==> flow/design.v <==
`timescale 1ns/10ps
module  CED(
  input  clk,
  input  rst,
  input  enable,
  output reg ird,
  input  [7:0] idata,	
  output reg [13:0] iaddr,
  output reg cwr_mag_0,
  output reg [12:0] cdata_mag_wr0,
  output reg crd_mag_0,
  input  [12:0] cdata_mag_rd0,
  output reg [13:0] caddr_mag_0,
  output reg cwr_ang_0,
  output reg [12:0] cdata_ang_wr0,
  output reg crd_ang_0,
  input  [12:0] cdata_ang_rd0,
  output reg [13:0] caddr_ang_0,
  output reg cwr1,
  output reg [12:0] cdata_wr1,
  output reg crd1,
  input  [12:0] cdata_rd1,
  output reg [13:0] caddr_1,
  output reg cwr2,
  output reg [12:0] cdata_wr2,
  output reg [13:0] caddr_2,
  output done
);
  parameter INITIAL = 2'd0;
  parameter LAYER0  = 2'd1;
  parameter LAYER1  = 2'd2;
  parameter LAYER2  = 2'd3;
  parameter READ    = 2'd0;
  parameter EXECUTE = 2'd1;
  parameter WRITE   = 2'd2;
  reg  [2:0]  top_cs;
  reg  [2:0]  top_ns;
  reg  [2:0]  inner_cs;
  reg  [2:0]  inner_ns;
  reg  [13:0] p0_addr;  
  reg  [13:0] p1_addr;  
  reg  [12:0] gx_pixel;
  reg  [12:0] gy_pixel;
  reg  [5:0]  read0_cnt;
  reg  [2:0]  read1_cnt;
  reg  [3:0]  read2_cnt;
  reg  [7:0]  row_cnt;
  reg  [7:0]  column_cnt;
  reg         boundary0;
  wire        boundary;
  reg  [12:0] hys_data;
  wire        read_enable;
  wire        skip_to_write;
  wire        skip_to_write0;
  wire        skip_to_write1;
  wire        skip_to_write2;
  wire layer0_done;
  wire layer1_done;
  wire layer2_done;
  wire read0_done;
  wire read1_done;
  wire read2_done;
  wire read_done;
  assign read0_done = (read0_cnt==6'd41);
  assign read1_done = (read1_cnt==3'd6);
  assign read2_done = (read2_cnt==4'd12);
  assign layer0_done = (top_cs==LAYER0 && row_cnt==8'd126);
  assign layer1_done = (top_cs==LAYER1 && row_cnt==8'd126);
  assign layer2_done = (top_cs==LAYER2 && row_cnt==8'd126);
  assign read_enable = (crd_ang_0||crd_mag_0);
  assign boundary = (boundary0 & column_cnt!=0);
  assign read_done = (read0_done||read1_done||read2_done);
  assign skip_to_write0 = (read2_cnt==3 && hys_data>=13'd100);  
  assign skip_to_write1 = (read2_cnt==3 && hys_data<13'd50);    
  assign skip_to_write2 = (read2_cnt>=4 && read2_cnt<=12 && hys_data>=13'd100);    
  assign skip_to_write  = (skip_to_write0||skip_to_write1||skip_to_write2);
  assign done = layer2_done;
  always @(posedge clk, posedge rst) begin
    if (rst) begin
      top_cs <= INITIAL;
    end else begin
      top_cs <= top_ns;
    end
  end
  always @(*) begin
    top_ns=top_cs;
      case (top_cs)
        INITIAL:
          begin
            if (enable) begin
              top_ns=LAYER0;
            end
          end
        LAYER0:
          begin
            if (layer0_done) begin
              top_ns=LAYER1;
            end
          end
        LAYER1:
          begin
            if (layer1_done) begin
              top_ns=LAYER2;
            end
          end
        LAYER2:
          begin
          end
      endcase
  end
  always @(posedge clk, posedge rst) begin
    if (rst) begin
      inner_cs <= READ;
    end else begin
      inner_cs <= inner_ns;
    end
  end
  always @(*) begin
    inner_ns=inner_cs;
      case (inner_cs)
        READ:
          begin
            if (boundary0||skip_to_write) begin
              inner_ns=WRITE;
            end else if (read_done) begin
              inner_ns=EXECUTE;
            end
          end
        EXECUTE:
          begin
            inner_ns=WRITE;
          end
        WRITE:
          begin
            inner_ns=READ;
            if (boundary||layer1_done) begin
              inner_ns=WRITE;
            end
          end
      endcase
  end
  always @(*) begin
    ird=0;
    cwr_ang_0=0;
    cwr_mag_0=0;
    if (top_cs==LAYER0) begin
      case (inner_cs)
        READ:
          begin
            ird=1;
          end
        EXECUTE:
          begin
            ird=1;
          end
        WRITE:
          begin
            ird=1;
            cwr_ang_0=1;
            cwr_mag_0=1;
          end
      endcase
    end
  end
  always @(*) begin
    cwr1=0;
    crd_ang_0=0;
    crd_mag_0=0;
    if (top_cs==LAYER1) begin
      case (inner_cs)
        READ:
          begin
            crd_ang_0=1;
            crd_mag_0=1;
          end
        EXECUTE:
          begin
          end
        WRITE:
          begin
            cwr1=1;
          end
      endcase
    end
  end
  always @(*) begin
    crd1=0;
    cwr2=0;
    if (top_cs==LAYER2) begin
      case (inner_cs)
        READ:
          begin
            crd1=1;
          end
        EXECUTE:
          begin
          end
        WRITE:
          begin
            cwr2=1;
          end
      endcase
    end
  end
  wire [7:0] column_cnt_up;
  assign column_cnt_up = column_cnt+1;
  always @(posedge clk, posedge rst) begin
    if (rst) begin
      column_cnt <= 0;
    end else begin
      if (layer1_done) begin
        column_cnt <= 0;
      end else if (column_cnt!=8'd125 && inner_cs==WRITE) begin
        column_cnt <= column_cnt_up;
      end else if (column_cnt==8'd125 && inner_cs==WRITE) begin
        column_cnt <= 0;
      end
    end
  end
  wire [7:0] row_cnt_up;
  assign row_cnt_up = row_cnt+1;
  always @(posedge clk, posedge rst) begin
    if (rst) begin
      row_cnt <= 0;
    end else begin
      if (layer0_done||layer1_done) begin
        row_cnt <= 0;
      end else if (column_cnt!=8'd125 && inner_cs==WRITE) begin 
        row_cnt <= row_cnt;
      end else if (column_cnt==8'd125 && inner_cs==WRITE) begin
        row_cnt <= row_cnt_up;
      end
    end
  end
  wire [5:0] read0_cnt_up;
  assign read0_cnt_up = read0_cnt+1;
  always @(posedge clk, posedge rst) begin
    if (rst) begin
      read0_cnt <= 0;
    end else begin
      if (ird && read0_cnt!=6'd41) begin
        read0_cnt <= read0_cnt_up;
      end else if (ird && read0_cnt==6'd41) begin
        read0_cnt <= 0;
      end
    end
  end
  wire [2:0] read1_cnt_up;
  assign read1_cnt_up = read1_cnt+1;
  always @(posedge clk, posedge rst) begin
    if (rst) begin
      read1_cnt <= 0;
    end else begin
      if (read_enable && read1_cnt!=3'd6) begin
        read1_cnt <= read1_cnt_up;
      end else if (read_enable && read1_cnt==3'd6) begin
        read1_cnt <= 0;
      end
    end
  end
  wire [3:0] read2_cnt_up;
  assign read2_cnt_up = read2_cnt+1;
  always @(posedge clk, posedge rst) begin
    if (rst) begin
      read2_cnt <= 0;
    end else begin
      if (skip_to_write) begin
        read2_cnt <= 0;
      end else begin
        if (crd1 && read2_cnt!=4'd12) begin
          read2_cnt <= read2_cnt_up;
        end else if (crd1 && read2_cnt==4'd12) begin
          read2_cnt <= 0;
        end
      end
    end
  end
  wire [13:0] p0_addr_cnt_up; 
  wire [13:0] p0_addr_cnt_up3;
  assign p0_addr_cnt_up  = p0_addr+1;
  assign p0_addr_cnt_up3 = p0_addr+3;
  always @(posedge clk, posedge rst) begin
    if (rst) begin
      p0_addr <= 14'd129;
    end else begin
      if (read0_cnt==6'd8 && column_cnt!=8'd125) begin
        p0_addr <= p0_addr_cnt_up;
      end else if (read0_cnt==6'd8 && column_cnt==8'd125) begin
        p0_addr <= p0_addr_cnt_up3;
      end
    end
  end
  wire [13:0] p1_addr_cnt_up; 
  assign p1_addr_cnt_up  = p1_addr+1;
  always @(posedge clk, posedge rst) begin
    if (rst) begin
      p1_addr <= 14'd126;
    end else begin
      if (layer1_done) begin
        p1_addr <= 14'd126;
      end else if (top_cs>=LAYER1 && inner_cs==WRITE && row_cnt>=8'd1) begin
        p1_addr <= p1_addr_cnt_up;
      end
    end
  end
  wire [13:0] p0_addr1; 
  reg  [14:0] var1;
  assign p0_addr1=p0_addr+var1;  
  always @(*) begin
    var1 = 0;
    case (read0_cnt)
      0:  
        begin
          var1 = -14'd129;
        end
      1:  
        begin
          var1 = -14'd128;
        end
      2:  
        begin
          var1 = -14'd127;
        end
      3:  
        begin
          var1 = -14'd1;
        end
      4:  
        begin
          var1 = 0;
        end
      5:  
        begin
          var1 = 14'd1;
        end
      6:  
        begin
          var1 = 14'd127;
        end
      7:  
        begin
          var1 = 14'd128;
        end
      8:  
        begin
          var1 = 14'd129;
        end
    endcase
  end
  wire [13:0] p1_addr1;
  reg [14:0] var2;
  assign p1_addr1=p1_addr+var2;  
  always @(*) begin
    var2 = 0;
    case (read1_cnt)
      3:
        begin
          if (cdata_ang_rd0==13'd0) begin
            var2 = -14'd1;
          end else if (cdata_ang_rd0==13'd135) begin
            var2 = -14'd127;
          end else if (cdata_ang_rd0==13'd90) begin
            var2 = -14'd126;
          end else begin  
            var2 = -14'd125;
          end
        end
      4:
        begin
          if (cdata_ang_rd0==13'd0) begin
            var2 = 14'd1;
          end else if (cdata_ang_rd0==13'd135) begin
            var2 = 14'd127;
          end else if (cdata_ang_rd0==13'd90) begin
            var2 = 14'd126;
          end else begin  
            var2 = 14'd125;
          end
        end
    endcase
    if (hys_data>=13'd50 && hys_data<13'd100) begin
      case (read2_cnt)
        3: 
          begin
            var2 = -14'd127;
          end
        4: 
          begin
            var2 = -14'd126;
          end
        5: 
          begin
            var2 = -14'd125;
          end
        6: 
          begin
            var2 = -14'd1;
          end
        7: 
          begin
            var2 = 14'd1;
          end
        8: 
          begin
            var2 = 14'd125;
          end
        9: 
          begin
            var2 = 14'd126;
          end
        10: 
          begin
            var2 = 14'd127;
          end
      endcase
    end
  end
  always @(posedge clk, posedge rst) begin
    if (rst) begin
      iaddr<=0;
    end else begin
      if (ird) begin
        case (read0_cnt)
          0:
            begin
              iaddr<=p0_addr1;
            end
          1: 
            begin
              iaddr<=p0_addr1;
            end
          2:
            begin
              iaddr<=p0_addr1;
            end
          3:
            begin
              iaddr<=p0_addr1;
            end
          4:
            begin
              iaddr<=p0_addr1;
            end
          5:
            begin
              iaddr<=p0_addr1;
            end
          6:
            begin
              iaddr<=p0_addr1;
            end
          7:
            begin
              iaddr<=p0_addr1;
            end
          8:
            begin
              iaddr<=p0_addr1;
            end 
        endcase
      end
    end
  end
  reg  [9:0] idata_buffer_x;  
  wire [8:0] idata_mul2;
  assign idata_mul2 = idata<<1;
  always @(posedge clk, posedge rst) begin
    if (rst) begin
      idata_buffer_x <= 0;
    end else begin
      if (layer0_done) begin
        idata_buffer_x <= 0;
      end else if (ird) begin
        case (read0_cnt)
          2:
            begin
              idata_buffer_x <= -idata;
            end
          3:
            begin
              idata_buffer_x <= 0;
            end
          4:
            begin
              idata_buffer_x <= idata;
            end
          5:
            begin
              idata_buffer_x <= -idata_mul2;
            end
          6:
            begin
              idata_buffer_x <= 0;
            end
          7:
            begin
              idata_buffer_x <= idata_mul2;
            end
          8:
            begin
              idata_buffer_x <= -idata;
            end
          9:
            begin
              idata_buffer_x <= 0;
            end 
          10:
            begin
              idata_buffer_x <= idata;
            end 
        endcase
      end
    end
  end
  reg  [9:0] idata_buffer_y;  
  always @(posedge clk, posedge rst) begin
    if (rst) begin
      idata_buffer_y <= 0;
    end else begin
      if (layer0_done) begin
        idata_buffer_y <= 0;
      end else if (ird) begin
        case (read0_cnt)
          2:
            begin
              idata_buffer_y <= -idata;
            end
          3:
            begin
              idata_buffer_y <= -idata_mul2;
            end
          4:
            begin
              idata_buffer_y <= -idata;
            end
          5:
            begin
              idata_buffer_y <= 0;
            end
          6:
            begin
              idata_buffer_y <= 0;
            end
          7:
            begin
              idata_buffer_y <= 0;
            end
          8:
            begin
              idata_buffer_y <= idata;
            end
          9:
            begin
              idata_buffer_y <= idata_mul2;
            end 
          10:
            begin
              idata_buffer_y <= idata;
            end 
        endcase
      end
    end
  end
  wire [12:0] gx_pixel_sum;  
  assign gx_pixel_sum = $signed(gx_pixel)+$signed(idata_buffer_x);
  always @(posedge clk, posedge rst) begin
    if (rst) begin
      gx_pixel <= 0;
    end else begin
      if (read0_cnt>=6'd3) begin
        gx_pixel <= gx_pixel_sum;
      end else begin
        gx_pixel <= 0;
      end
    end
  end
  wire [12:0] gy_pixel_sum;  
  assign gy_pixel_sum = $signed(gy_pixel)+$signed(idata_buffer_y);
  always @(posedge clk, posedge rst) begin
    if (rst) begin
      gy_pixel <= 0;
    end else begin
      if (read0_cnt>=6'd3) begin
        gy_pixel <= gy_pixel_sum;
      end else begin
        gy_pixel <= 0;
      end
    end
  end
  reg  [12:0] mag0;
  wire [12:0] absolute_gx;
  wire [12:0] absolute_gy;
  wire [12:0] absolute_sum;
  assign absolute_gx = (gx_pixel_sum[12]==1)?(~gx_pixel_sum)+1:gx_pixel_sum; 
  assign absolute_gy = (gy_pixel_sum[12]==1)?(~gy_pixel_sum)+1:gy_pixel_sum; 
  assign absolute_sum = absolute_gx + absolute_gy;
  always @(posedge clk, posedge rst) begin
    if (rst) begin
      mag0 <= 0;
    end else begin
      mag0 <= absolute_sum;
    end
  end
  always @(posedge clk, posedge rst) begin
    if (rst) begin
      cdata_mag_wr0 <= 0;
    end else begin
      if (read0_cnt==12) begin
        cdata_mag_wr0 <= mag0;
      end
    end
  end
  wire [13:0] caddr_mag_0_cnt_up;
  assign caddr_mag_0_cnt_up = caddr_mag_0+1;
  always @(posedge clk, posedge rst) begin
    if (rst) begin
      caddr_mag_0 <= 0;
    end else begin
      if (cwr_mag_0) begin
        caddr_mag_0 <= caddr_mag_0_cnt_up;
      end else if (crd_mag_0) begin
        caddr_mag_0 <= p1_addr1;
      end
    end
  end
  wire [28:0] gy_pixel_sum_shf16 = gy_pixel_sum<<16;
  wire [28:0] div_out;
  divider2 div(
    .clk(clk),
    .rst(rst),
    .dividend(gy_pixel_sum_shf16),
    .divisor(gx_pixel_sum),
    .read0_cnt(read0_cnt),
    .out(div_out)
  );
  reg  [28:0] temp_result;
  always @(posedge clk, posedge rst) begin
    if (rst) begin
      temp_result <= 0;
    end else begin
      if (read0_cnt==6'd41) begin
        temp_result <= div_out;
      end
    end
  end
  reg ang_is_0;
  reg ang_is_90;
  always @(posedge clk, posedge rst) begin
    if (rst) begin
      ang_is_0 <= 0;
    end else begin
      if (read0_cnt==11) begin
        if (gy_pixel_sum==0 && gx_pixel_sum==0) begin
          ang_is_0 <= 1;
        end else begin
          ang_is_0 <= 0;
        end
      end
    end
  end
  always @(posedge clk, posedge rst) begin
    if (rst) begin
      ang_is_90 <= 0;
    end else begin
      if (read0_cnt==11) begin
        if (gy_pixel_sum!=0 && gx_pixel_sum==0) begin
          ang_is_90 <= 1;
        end else begin
          ang_is_90 <= 0;
        end
      end
    end
  end
  reg  [12:0] ang;
  always @(posedge clk, posedge rst) begin
    if (rst) begin
      ang <= 13'd0;
    end else begin
      if (ang_is_0) begin
        ang <= 13'd0;
      end else if (ang_is_90) begin
        ang <= 13'd90;
      end else begin
        if ($signed(temp_result)<$signed(29'h00006A09)&&$signed(temp_result)>$signed(29'h1FFF95F7)) begin
          ang <= 13'd0;
        end else if ($signed(temp_result)>$signed(29'h00006A09)&&$signed(temp_result)<$signed(29'h00026A09)) begin
          ang <= 13'd45;
        end else if ($signed(temp_result)>$signed(29'h00026A09)||$signed(temp_result)<$signed(29'h1FFD95F7)) begin
          ang <= 13'd90;
        end else if ($signed(temp_result)<$signed(29'h1FFF95F7)&&$signed(temp_result)>$signed(29'h1FFD95F7)) begin
          ang <= 13'd135;
        end
      end
    end
  end
  always @(*) begin
    cdata_ang_wr0 = ang;
  end
  wire [13:0] caddr_ang_0_cnt_up;
  assign caddr_ang_0_cnt_up = caddr_ang_0+1;
  always @(posedge clk, posedge rst) begin
    if (rst) begin
      caddr_ang_0 <= 0;
    end else begin
      if (cwr_ang_0) begin
        caddr_ang_0 <= caddr_ang_0_cnt_up;
      end else if (crd_ang_0) begin
        caddr_ang_0 <= p1_addr;
      end
    end
  end
  reg [12:0] mag1_0;
  reg [12:0] mag1_1;
  reg [12:0] mag1_2;
  always @(posedge clk, posedge rst) begin
    if (rst) begin
      mag1_0 <= 0;
    end else begin
      if (read1_cnt==3'd4) begin
        mag1_0 <= cdata_mag_rd0;
      end
    end
  end
  always @(posedge clk, posedge rst) begin
    if (rst) begin
      mag1_1 <= 0;
    end else begin
      if (read1_cnt==3'd5) begin
        mag1_1 <= cdata_mag_rd0;
      end
    end
  end
  always @(posedge clk, posedge rst) begin
    if (rst) begin
      mag1_2 <= 0;
    end else begin
      if (read1_cnt==3'd6) begin
        mag1_2 <= cdata_mag_rd0;
      end
    end
  end
  always @(*) begin
    boundary0 = 0;
    if (top_cs>=LAYER1) begin
      if (row_cnt==0||row_cnt==8'd125||column_cnt==0||column_cnt==8'd125) begin
        boundary0 = 1;
      end
    end
  end
  always @(*) begin
    cdata_wr1 = 0;
    if (boundary0) begin
      cdata_wr1 = 0;
    end else begin
      if (mag1_0>=mag1_1 && mag1_0>=mag1_2) begin
        cdata_wr1 = mag1_0;
      end
    end
  end
  wire [13:0] caddr_1_cnt_up;
  assign caddr_1_cnt_up = caddr_1+1;
  always @(posedge clk, posedge rst) begin
    if (rst) begin
      caddr_1 <= 0;
    end else begin
      if (cwr1) begin
        caddr_1 <= caddr_1_cnt_up;
      end else if (crd1) begin
        caddr_1 <= p1_addr1;
      end 
    end
  end
  always @(posedge clk, posedge rst) begin
    if (rst) begin
      hys_data <= 0;
    end else begin
      if (read2_cnt>=3'd2) begin
        if (cdata_rd1>=hys_data) begin
          hys_data <= cdata_rd1;
        end
      end else if (read2_cnt==3'd1) begin
        hys_data <= 0;
      end
    end
  end
  always @(*) begin
    cdata_wr2 = 0;
    if (boundary0) begin
      cdata_wr2 = 0;
    end else begin
      if (hys_data>=13'd100) begin
        cdata_wr2 = 13'd255;
      end else if (hys_data<13'd50) begin
        cdata_wr2 = 0;
      end 
    end
  end
  wire [13:0] caddr_2_cnt_up;
  assign caddr_2_cnt_up = caddr_2+1;
  always @(posedge clk, posedge rst) begin
    if (rst) begin
      caddr_2 <= 0;
    end else begin
      if (cwr2) begin
        caddr_2 <= caddr_2_cnt_up;
      end
    end
  end
endmodule
module divider2 (
  input                clk,
  input                rst,
  input      [28:0]    dividend,   
  input      [12:0]    divisor,    
  input      [5:0]     read0_cnt,
  output reg [28:0]    out
);
  parameter S0  = 0;
  parameter S1  = 1;
  parameter S2  = 2;
  parameter S3  = 3;
  parameter S4  = 4;
  parameter S5  = 5;
  parameter S6  = 6;
  parameter S7  = 7;
  parameter S8  = 8;
  parameter S9  = 9;
  parameter S10 = 10;
  parameter S11 = 11;
  parameter S12 = 12;
  parameter S13 = 13;
  parameter S14 = 14;
  parameter S15 = 15;
  parameter S16 = 16;
  parameter S17 = 17;
  parameter S18 = 18;
  parameter S19 = 19;
  parameter S20 = 20;
  parameter S21 = 21;
  parameter S22 = 22;
  parameter S23 = 23;
  parameter S24 = 24;
  parameter S25 = 25;
  parameter S26 = 26;
  parameter S27 = 27;
  parameter S28 = 28;
  reg [4:0]  div_cs;
  reg [4:0]  div_ns;
  reg        sign;
  reg [28:0] udividend;  
  reg [12:0] udivisor;   
  reg [13:0] udividend_reg;
  reg [28:0] merchant;
  reg [12:0] remainder;
  always @(posedge clk, posedge rst) begin
    if (rst) begin
      div_cs <= S0;
    end else begin
      if (read0_cnt>=12 && read0_cnt<41) begin
        div_cs <= div_ns;
      end else begin
        div_cs <= S0;
      end
    end
  end
  always @(*) begin
    div_ns = div_cs;
    case (div_cs)
      S0:
        begin
          div_ns = S1;
        end
      S1:
        begin
          div_ns = S2;
        end
      S2:
        begin
          div_ns = S3;
        end
      S3:
        begin
          div_ns = S4;
        end
      S4:
        begin
          div_ns = S5;
        end
      S5:
        begin
          div_ns = S6;
        end
      S6:
        begin
          div_ns = S7;
        end
      S7:
        begin
          div_ns = S8;
        end
      S8:
        begin
          div_ns = S9;
        end
      S9:
        begin
          div_ns = S10;
        end
      S10:
        begin
          div_ns = S11;
        end
      S11:
        begin
          div_ns = S12;
        end
      S12:
        begin
          div_ns = S13;
        end
      S13:
        begin
          div_ns = S14;
        end
      S14:
        begin
          div_ns = S15;
        end
      S15:
        begin
          div_ns = S16;
        end
      S16:
        begin
          div_ns = S17;
        end
      S17:
        begin
          div_ns = S18;
        end
      S18:
        begin
          div_ns = S19;
        end
      S19:
        begin
          div_ns = S20;
        end
      S20:
        begin
          div_ns = S21;
        end
      S21:
        begin
          div_ns = S22;
        end
      S22:
        begin
          div_ns = S23;
        end
      S23:
        begin
          div_ns = S24;
        end
      S24:
        begin
          div_ns = S25;
        end
      S25:
        begin
          div_ns = S26;
        end
      S26:
        begin
          div_ns = S27;
        end
      S27:
        begin
          div_ns = S28;
        end
      S28:
        begin
          div_ns = S0;
        end
    endcase
  end
  reg [28:0] udividend0;
  reg [12:0] udivisor0;
  always @(*) begin
    udividend0 = (dividend[28]==1) ? ~(dividend)+1 : dividend;
    udivisor0 = (divisor[12]==1)  ? ~(divisor)+1  : divisor;  
  end
  always @(posedge clk, posedge rst) begin
    if (rst) begin
      udividend <= 0;
      udivisor  <= 0;
    end else begin
      if (read0_cnt==11) begin
        udividend <= udividend0;
        udivisor  <= udivisor0;
      end
    end
  end
  always @(*) begin
    udividend_reg = 0;
    case (div_cs)
      S0:
        begin
          udividend_reg = udividend[28];
        end
      S1:
        begin
          udividend_reg = {remainder, udividend[27]};
        end
      S2:
        begin
          udividend_reg = {remainder, udividend[26]};
        end
      S3:
        begin
          udividend_reg = {remainder, udividend[25]};
        end
      S4:
        begin
          udividend_reg = {remainder, udividend[24]};
        end
      S5:
        begin
          udividend_reg = {remainder, udividend[23]};
        end
      S6:
        begin
          udividend_reg = {remainder, udividend[22]};
        end
      S7:
        begin
          udividend_reg = {remainder, udividend[21]};
        end
      S8:
        begin
          udividend_reg = {remainder, udividend[20]};
        end
      S9:
        begin
          udividend_reg = {remainder, udividend[19]};
        end
      S10:
        begin
          udividend_reg = {remainder, udividend[18]};
        end
      S11:
        begin
          udividend_reg = {remainder, udividend[17]};
        end
      S12:
        begin
          udividend_reg = {remainder, udividend[16]};
        end
      S13:
        begin
          udividend_reg = {remainder, udividend[15]};
        end
      S14:
        begin
          udividend_reg = {remainder, udividend[14]};
        end
      S15:
        begin
          udividend_reg = {remainder, udividend[13]};
        end
      S16:
        begin
          udividend_reg = {remainder, udividend[12]};
        end
      S17:
        begin
          udividend_reg = {remainder, udividend[11]};
        end
      S18:
        begin
          udividend_reg = {remainder, udividend[10]};
        end
      S19:
        begin
          udividend_reg = {remainder, udividend[9]};
        end
      S20:
        begin
          udividend_reg = {remainder, udividend[8]};
        end
      S21:
        begin
          udividend_reg = {remainder, udividend[7]};
        end
      S22:
        begin
          udividend_reg = {remainder, udividend[6]};
        end
      S23:
        begin
          udividend_reg = {remainder, udividend[5]};
        end
      S24:
        begin
          udividend_reg = {remainder, udividend[4]};
        end
      S25:
        begin
          udividend_reg = {remainder, udividend[3]};
        end
      S26:
        begin
          udividend_reg = {remainder, udividend[2]};
        end
      S27:
        begin
          udividend_reg = {remainder, udividend[1]};
        end
      S28:
        begin
          udividend_reg = {remainder, udividend[0]};
        end
    endcase
  end
  wire [28:0] merchant_shf;
  wire [28:0] merchant_shf_up;
  assign merchant_shf = (merchant<<1);
  assign merchant_shf_up = (merchant<<1)+1;
  always @(posedge clk, posedge rst) begin
    if (rst) begin
      merchant <= 0;
    end else begin
      if (read0_cnt==41) begin
        merchant <= 0;
      end else begin
        if (udividend_reg>=udivisor && read0_cnt>=12) begin
          merchant <= merchant_shf_up;   
        end else begin
          merchant <= merchant_shf;      
        end
      end
    end
  end
  wire [12:0] remainder0;
  assign remainder0 = udividend_reg-udivisor;
  always @(posedge clk, posedge rst) begin
    if (rst) begin
      remainder <= 0;
    end else begin
      remainder <= udividend_reg;
      if (udividend_reg>=udivisor) begin
        remainder <= remainder0;  
      end
    end
  end
  wire sign_bit = dividend[28]^divisor[12];
  always @(posedge clk, posedge rst) begin
    if (rst) begin
      sign <= 0;
    end else begin
      if (read0_cnt==11) begin
        sign <= sign_bit;
      end
    end
  end
  always @(*) begin
    out = (sign==1) ? (~merchant)+1 : merchant;
  end
endmodule
; ---- From RTL to reports: CED
; Each step is given for the RTL above and for the edited RTL.
; "orig" refers to lines of the RTL above, "edited" to lines of the edited file.
; "delta": "edited" minus "orig" as printed here. "change_rel_pct": 100 x difference / "orig".
; Operators carry their Yosys type and port widths (W data, S select, Z words).
; The mark -- stands for no value.
[inputs]
top_module = CED
clock = clk
library = sky130hd
lib_corner = tt_025C_1v80

; ---- Edit of the RTL
; Unified diff, file above to edited file.
; This change comes from a script, not from a designer. No optimisation was intended, and the edited design may behave differently.
; begin of diff
@@ -16,5 +16,5 @@
   output reg crd_ang_0,
   input  [12:0] cdata_ang_rd0,
-  output reg [13:0] caddr_ang_0,
+  output reg [6:0] caddr_ang_0,
   output reg cwr1,
   output reg [12:0] cdata_wr1,
; end of diff

; ---- After elaboration
; Counts by Yosys on the flattened word-level netlist (proc, flatten, opt, wreduce; memories kept). Register bits leave out memories and registers merged into their read ports (data or address). Print and check cells are left out.
; Memory sizes are those after Yosys's memory passes, which may raise the word count (mostly to a power of two), join words into wider ones and drop unused or constant bits.
[op_classes]
columns = item, orig, edited, delta, change_rel_pct
row1 = reduce_logical, 82, 82, 0, 0.00
row2 = compare, 24, 24, 0, 0.00
row3 = n_eq, 79, 79, 0, 0.00
row4 = mux, 85, 85, 0, 0.00
row5 = add_sub_neg, 25, 25, 0, 0.00
row6 = logic, 6, 6, 0, 0.00
[ops]
columns = operator, orig, edited, delta, change_rel_pct
row1 = $mux W14, 12, 10, -2, -16.67
row2 = $mux W7, 2, 4, 2, 100.00
row3 = $add A14 B1 Y14 const B, 6, 5, -1, -16.67
row4 = $add A7 B1 Y7 const B, 0, 1, 1, --
row5 = $logic_and A1 B1 Y1, 28, 28, 0, 0.00
row6 = $mux W13, 16, 16, 0, 0.00
row7 = $mux W1, 14, 14, 0, 0.00
row8 = $eq A5 B5 Y1 const B, 13, 13, 0, 0.00
row9 = $logic_or A1 B1 Y1, 11, 11, 0, 0.00
row10 = $reduce_bool A2 Y1, 9, 9, 0, 0.00
row11 = $eq A5 B4 Y1 const B, 8, 8, 0, 0.00
row12 = $mux W8, 8, 8, 0, 0.00
row13 = $mux W3, 7, 7, 0, 0.00
row14 = $eq A3 B2 Y1 const B, 6, 6, 0, 0.00
row15 = $reduce_and A2 Y1, 6, 6, 0, 0.00
row16 = $eq A6 B4 Y1 const B, 5, 5, 0, 0.00
row17 = $eq A4 B3 Y1 const B, 4, 4, 0, 0.00
row18 = $eq A4 B4 Y1 const B, 4, 4, 0, 0.00
row19 = $eq A5 B3 Y1 const B, 4, 4, 0, 0.00
row20 = $eq A6 B3 Y1 const B, 4, 4, 0, 0.00
row21 = $mux W10, 4, 4, 0, 0.00
row22 = $mux W2, 4, 4, 0, 0.00
row23 = $mux W29, 4, 4, 0, 0.00
row24 = $ne A2 B2 Y1 const B, 4, 4, 0, 0.00
row25 = $reduce_bool A3 Y1, 4, 4, 0, 0.00
row26 = $reduce_or A2 Y1, 4, 4, 0, 0.00
row27 = $add A29 B1 Y29 const B, 3, 3, 0, 0.00
row28 = $eq A3 B1 Y1 const B, 3, 3, 0, 0.00
; Not every row of either side is listed.
[word_totals]
columns = item, orig, edited, delta, change_rel_pct
row1 = ff_bits, 391, 384, -7, -1.79
row2 = word_cells, 336, 336, 0, 0.00
row3 = out_inout_bits, 131, 124, -7, -5.34
row4 = mem_count, 1, 1, 0, 0.00
row5 = in_bits, 50, 50, 0, 0.00
row6 = rom_bits, 240, 240, 0, 0.00
[mem_list]
columns = item, orig, edited
row1 = mem_shapes, 16 x 15 bit 1R0W, 16 x 15 bit 1R0W

; ---- Depth
; Depth = most cells in a row (Yosys ltp): at word level without a register or memory, in the mapped netlist without a sequential cell, where the memories' decode and read muxes count.
[depth]
columns = item, orig, edited, delta, change_rel_pct
row1 = depth_word, 10, 10, 0, 0.00
row2 = ABC_AREA, 0, 0, --, --
row3 = mapped_depth, 23, 22, -1, -4.35

; ---- After synthesis
; Yosys stat after the flow's synthesis: flattened, memories mapped to cells. It holds for the ABC_AREA given above (unset counts as 0); a run with the other value may have another netlist.
[mapped]
columns = item, orig, edited, delta, change_rel_pct
row1 = mapped_area_um2, 22501.6, 22200.0, -301.6, -1.34
row2 = buffers, 96, 96, 0, 0.00
row3 = mapped_cells, 2352, 2338, -14, -0.60
row4 = sequential_area_um2, 9848.2, 9673.0, -175.2, -1.78
row5 = flip_flops, 393, 386, -7, -1.78
[by_type]
columns = cell_type, orig, edited, delta, change_rel_pct
row1 = sky130_fd_sc_hd__nand2_1, 188, 210, 22, 11.70
row2 = sky130_fd_sc_hd__nor2_1, 182, 196, 14, 7.69
row3 = sky130_fd_sc_hd__a22o_1, 3, 17, 14, 466.67
row4 = sky130_fd_sc_hd__mux2_2, 90, 78, -12, -13.33
row5 = sky130_fd_sc_hd__a21oi_1, 159, 149, -10, -6.29
row6 = sky130_fd_sc_hd__nand3_1, 75, 66, -9, -12.00
row7 = sky130_fd_sc_hd__nand2b_1, 22, 14, -8, -36.36
row8 = sky130_fd_sc_hd__dfrtp_1, 382, 375, -7, -1.83
row9 = sky130_fd_sc_hd__xnor2_1, 89, 82, -7, -7.87
row10 = sky130_fd_sc_hd__nor2b_1, 21, 28, 7, 33.33
row11 = sky130_fd_sc_hd__a211oi_1, 11, 18, 7, 63.64
row12 = sky130_fd_sc_hd__inv_1, 132, 126, -6, -4.55
row13 = sky130_fd_sc_hd__and2_1, 91, 86, -5, -5.49
row14 = sky130_fd_sc_hd__nor3_1, 52, 47, -5, -9.62
row15 = sky130_fd_sc_hd__o21a_1, 23, 18, -5, -21.74
row16 = sky130_fd_sc_hd__nor4_1, 18, 23, 5, 27.78
row17 = sky130_fd_sc_hd__o21bai_1, 9, 5, -4, -44.44
row18 = sky130_fd_sc_hd__a31o_2, 5, 1, -4, -80.00
; Not every row of either side is listed.
; By module: a second synthesis without flattening, with its own total; a netlist apart from the flattened one above.
[hier_totals]
columns = item, orig, edited, delta, change_rel_pct
row1 = cells_unflattened, 2532, 2537, 5, 0.20
row2 = hier_area_um2, 24161.9, 24049.3, -112.6, -0.47
; Rows give one instance, submodules left out.
[by_module_orig]
columns = mod, mod_area_um2, n_inst, n_cells
row1 = CED, 18004.8, 1, 1909
row2 = divider2, 6157.2, 1, 623
[by_module_edited]
columns = mod, mod_area_um2, n_inst, n_cells
row1 = CED, 17892.2, 1, 1914
row2 = divider2, 6157.2, 1, 623

; ---- Timing after synthesis
; Source: OpenSTA report_checks on the synthesized netlist (no wires, ideal clock, input and output delay 20% of the period each), path of least setup slack; recovery checks are left aside. Register names are those of the netlist, which keeps one name where synthesis merged equal registers.
[synth_path]
columns = item, orig, edited, delta, change_rel_pct
row1 = path_type, register to register, register to register, --, --
row2 = startpoint, register idata_buffer_y[0], register idata_buffer_x[0], --, --
row3 = endpoint, register mag0[12], register mag0[11], --, --
row4 = t_arrival_ns, 4.483, 4.379, -0.104, -2.32
row5 = setup_slack_ns, 0.387, 0.541, 0.154, --
row6 = delay_ns, 4.613, 4.459, -0.154, -3.34
row7 = tclk_ns, 5.0, 5.0, 0.0, 0.00
row8 = driving_pins, 23, 23, 0, 0.00
row9 = synth_period_reached_ns, 4.613, 4.459, -0.154, -3.34
; "delay_ns" is the arrival time less input delay plus setup time.
; "driving_pins": output pins that drive a net of the path, with the launching flip-flop's if there is one; two outputs of one cell count as two.
; "synth_period_reached_ns" = period - worst setup slack (recovery checks aside). The figure is calculated, with input and output delays left at 20% of the set period.
; The rows between start and end are the longest chain of elaborated cells between them; the timing report does not say that the signal goes this way. Where chains are equally long, one stands for them.
; A line is the first line of the expression or statement that the cell stems from. Yosys adds cells for indexed reads and writes and turns some case tables into memories.
; A register here has more assigning lines than the two given.
[synth_between_orig]
path_cell_list = sky130_fd_sc_hd__dfrtp_1 -> sky130_fd_sc_hd__ha_1 -> sky130_fd_sc_hd__inv_1 -> sky130_fd_sc_hd__fa_1 -> sky130_fd_sc_hd__nand2b_1 -> sky130_fd_sc_hd__a21oi_1 -> sky130_fd_sc_hd__nor4b_1 -> sky130_fd_sc_hd__nor3b_1 -> sky130_fd_sc_hd__a221oi_2 -> sky130_fd_sc_hd__xnor2_1 -> sky130_fd_sc_hd__clkbuf_1 -> sky130_fd_sc_hd__mux2i_1 -> sky130_fd_sc_hd__fa_1 -> sky130_fd_sc_hd__a21o_1 -> sky130_fd_sc_hd__a21oi_1 -> sky130_fd_sc_hd__o21bai_1 -> sky130_fd_sc_hd__a21oi_1 -> sky130_fd_sc_hd__o21bai_1 -> sky130_fd_sc_hd__a21oi_1 -> sky130_fd_sc_hd__nor2b_1 -> sky130_fd_sc_hd__a221oi_2 -> sky130_fd_sc_hd__o31ai_1 -> sky130_fd_sc_hd__xnor2_1
elab_chain_cells = 5
[synth_rtl_orig]
columns = item, line
row1 = from (decl), 515  ; reg  [9:0] idata_buffer_y;
row2 = from (assign), 526  ; idata_buffer_y <= -idata;
row3 = from (assign), 530  ; idata_buffer_y <= -idata_mul2;
row4 = $add A13 B10 Y13, 578  ; assign gy_pixel_sum = $signed(gy_pixel)+$signed(idata_buffer_y);
row5 = $not A13 Y13, 595  ; assign absolute_gy = (gy_pixel_sum[12]==1)?(~gy_pixel_sum)+1:gy_pixel_sum;
row6 = $add A13 B1 Y13, 595
row7 = $mux W13, 595
row8 = $add A13 B13 Y13, 596  ; assign absolute_sum = absolute_gx + absolute_gy;
row9 = to (assign), 599  ; mag0 <= 0;
row10 = to (assign), 601  ; mag0 <= absolute_sum;
row11 = to (decl), 590  ; reg  [12:0] mag0;
; Some nets on the timed path still bear RTL names; the line given drives or declares the net.
[synth_nets_orig]
columns = net, line
row1 = absolute_gy[1], 595
[synth_between_edited]
path_cell_list = sky130_fd_sc_hd__dfrtp_1 -> sky130_fd_sc_hd__ha_1 -> sky130_fd_sc_hd__inv_1 -> sky130_fd_sc_hd__fa_1 -> sky130_fd_sc_hd__nand2b_1 -> sky130_fd_sc_hd__a21o_1 -> sky130_fd_sc_hd__a211oi_1 -> sky130_fd_sc_hd__nor4_1 -> sky130_fd_sc_hd__nor3_2 -> sky130_fd_sc_hd__clkbuf_1 -> sky130_fd_sc_hd__nor2_1 -> sky130_fd_sc_hd__a21oi_1 -> sky130_fd_sc_hd__inv_1 -> sky130_fd_sc_hd__ha_1 -> sky130_fd_sc_hd__a21o_1 -> sky130_fd_sc_hd__a21oi_1 -> sky130_fd_sc_hd__o21ai_0 -> sky130_fd_sc_hd__a21oi_1 -> sky130_fd_sc_hd__o21bai_1 -> sky130_fd_sc_hd__a21oi_1 -> sky130_fd_sc_hd__o21ai_0 -> sky130_fd_sc_hd__o41ai_1 -> sky130_fd_sc_hd__xnor2_1
elab_chain_cells = 5
[synth_rtl_edited]
columns = item, line
row1 = from (decl), 464  ; reg  [9:0] idata_buffer_x;
row2 = from (assign), 477  ; idata_buffer_x <= -idata;
row3 = from (assign), 485  ; idata_buffer_x <= idata;
row4 = $add A13 B10 Y13, 565  ; assign gx_pixel_sum = $signed(gx_pixel)+$signed(idata_buffer_x);
row5 = $not A13 Y13, 594  ; assign absolute_gx = (gx_pixel_sum[12]==1)?(~gx_pixel_sum)+1:gx_pixel_sum;
row6 = $add A13 B1 Y13, 594
row7 = $mux W13, 594
row8 = $add A13 B13 Y13, 596  ; assign absolute_sum = absolute_gx + absolute_gy;
row9 = to (assign), 599  ; mag0 <= 0;
row10 = to (assign), 601  ; mag0 <= absolute_sum;
row11 = to (decl), 590  ; reg  [12:0] mag0;
[synth_nets_edited]
columns = net, line
row1 = absolute_gx[1], 594

; ---- Timing after layout
; Path of least setup slack in the final report of the runs of pair A (OpenROAD, finished layout, wires in). Where an end is a register, its clock arrival counts in the times.
[layout_path]
columns = item, orig, edited, delta, change_rel_pct
row1 = path_type, register to output, register to output, --, --
row2 = startpoint, register mag1_0[1], register mag1_0[6], --, --
row3 = endpoint, output port cdata_wr1[12], output port cdata_wr1[9], --, --
row4 = tclk_ns, 4.76, 4.76, 0.00, 0.00
row5 = t_arrival_ns, 3.61, 3.56, -0.05, -1.39
row6 = setup_slack_ns, 0.20, 0.25, 0.05, --
row7 = driving_pins, 17, 14, -3, -17.65
; The rows between start and end are the longest chain of elaborated cells between them; the timing report does not say that the signal goes this way. Where chains are equally long, one stands for them.
[layout_between_orig]
path_cell_list = sky130_fd_sc_hd__dfrtp_1 -> sky130_fd_sc_hd__ha_1 -> sky130_fd_sc_hd__nor2b_1 -> sky130_fd_sc_hd__o21a_1 -> sky130_fd_sc_hd__o21a_1 -> sky130_fd_sc_hd__o21a_1 -> sky130_fd_sc_hd__o21a_1 -> sky130_fd_sc_hd__o21a_1 -> sky130_fd_sc_hd__o21ai_2 -> sky130_fd_sc_hd__nand2b_1 -> sky130_fd_sc_hd__a2111oi_4 -> sky130_fd_sc_hd__buf_4 -> sky130_fd_sc_hd__buf_4 -> sky130_fd_sc_hd__buf_4 -> sky130_fd_sc_hd__nor3_4 -> sky130_fd_sc_hd__and2_1 -> sky130_fd_sc_hd__dlymetal6s2s_1
elab_chain_cells = 4
[layout_rtl_orig]
columns = item, line
row1 = from (decl), 712  ; reg [12:0] mag1_0;
row2 = from (assign), 717  ; mag1_0 <= 0;
row3 = from (assign), 720  ; mag1_0 <= cdata_mag_rd0;
row4 = $ge A13 B13 Y1, 755  ; if (mag1_0>=mag1_1 && mag1_0>=mag1_2) begin
row5 = $logic_and A1 B1 Y1, 755
row6 = $mux W13, 755
row7 = $mux W13, 752  ; if (boundary0) begin
row8 = to (decl), 20  ; output reg [12:0] cdata_wr1,
[layout_between_edited]
path_cell_list = sky130_fd_sc_hd__dfrtp_1 -> sky130_fd_sc_hd__ha_1 -> sky130_fd_sc_hd__a21oi_1 -> sky130_fd_sc_hd__nor2b_1 -> sky130_fd_sc_hd__o21ai_0 -> sky130_fd_sc_hd__o311ai_0 -> sky130_fd_sc_hd__a21o_1 -> sky130_fd_sc_hd__a21o_1 -> sky130_fd_sc_hd__a21o_1 -> sky130_fd_sc_hd__a211oi_1 -> sky130_fd_sc_hd__a2111oi_1 -> sky130_fd_sc_hd__buf_4 -> sky130_fd_sc_hd__and2_1 -> sky130_fd_sc_hd__clkdlybuf4s50_1
elab_chain_cells = 4
[layout_rtl_edited]
columns = item, line
row1 = from (decl), 712  ; reg [12:0] mag1_0;
row2 = from (assign), 717  ; mag1_0 <= 0;
row3 = from (assign), 720  ; mag1_0 <= cdata_mag_rd0;
row4 = $ge A13 B13 Y1, 755  ; if (mag1_0>=mag1_1 && mag1_0>=mag1_2) begin
row5 = $logic_and A1 B1 Y1, 755
row6 = $mux W13, 755
row7 = $mux W13, 752  ; if (boundary0) begin
row8 = to (decl), 20  ; output reg [12:0] cdata_wr1,

; ---- Layout results
; Runs of the flow (Yosys, OpenROAD) on both versions; the two runs of a pair have the same settings. The constraints put input and output delay at 20% of the set period each and load the outputs with 0.01 pF.
[settings_pair_A]
period_ns = 4.76
CAP_MARGIN = 20
CORE_MARGIN = 2
CORE_UTILIZATION = 40
SLEW_MARGIN = 20
[measured_pair_A]
columns = item, orig, edited, delta, change_rel_pct
row1 = timing.setup.ws_ns, 0.195, 0.250, 0.055, --
row2 = post_route_stdcell_area_um2, 26743.1, 26380.3, -362.8, -1.36
row3 = setup_tns_ns, 0.000, 0.000, 0.000, --
row4 = ys_area_um2, 22501.6, 22200.0, -301.6, -1.34
row5 = final_hold_ws_ns, 0.475, 0.467, -0.008, --
row6 = die_um2, 58167.8, 57401.0, -766.8, -1.32
[settings_pair_B]
CORE_ASPECT_RATIO = 0.51
CORE_MARGIN = 10
CORE_UTILIZATION = 25
HOLD_SLACK_MARGIN = -0.03
MAX_ROUTING_LAYER = met5
MIN_ROUTING_LAYER = met2
SETUP_SLACK_MARGIN = 2.3
period_ns = 7.88
CAP_MARGIN = 20
SLEW_MARGIN = 20
[measured_pair_B]
columns = item, orig, edited, delta, change_rel_pct
row1 = timing.setup.ws_ns, 2.499, 2.415, -0.084, --
row2 = post_route_stdcell_area_um2, 26957.1, 26566.7, -390.4, -1.45
row3 = setup_tns_ns, 0.000, 0.000, 0.000, --
row4 = ys_area_um2, 22501.6, 22200.0, -301.6, -1.34
row5 = final_hold_ws_ns, 0.475, 0.476, 0.001, --
row6 = die_um2, 103093.0, 101802.0, -1291.0, -1.25
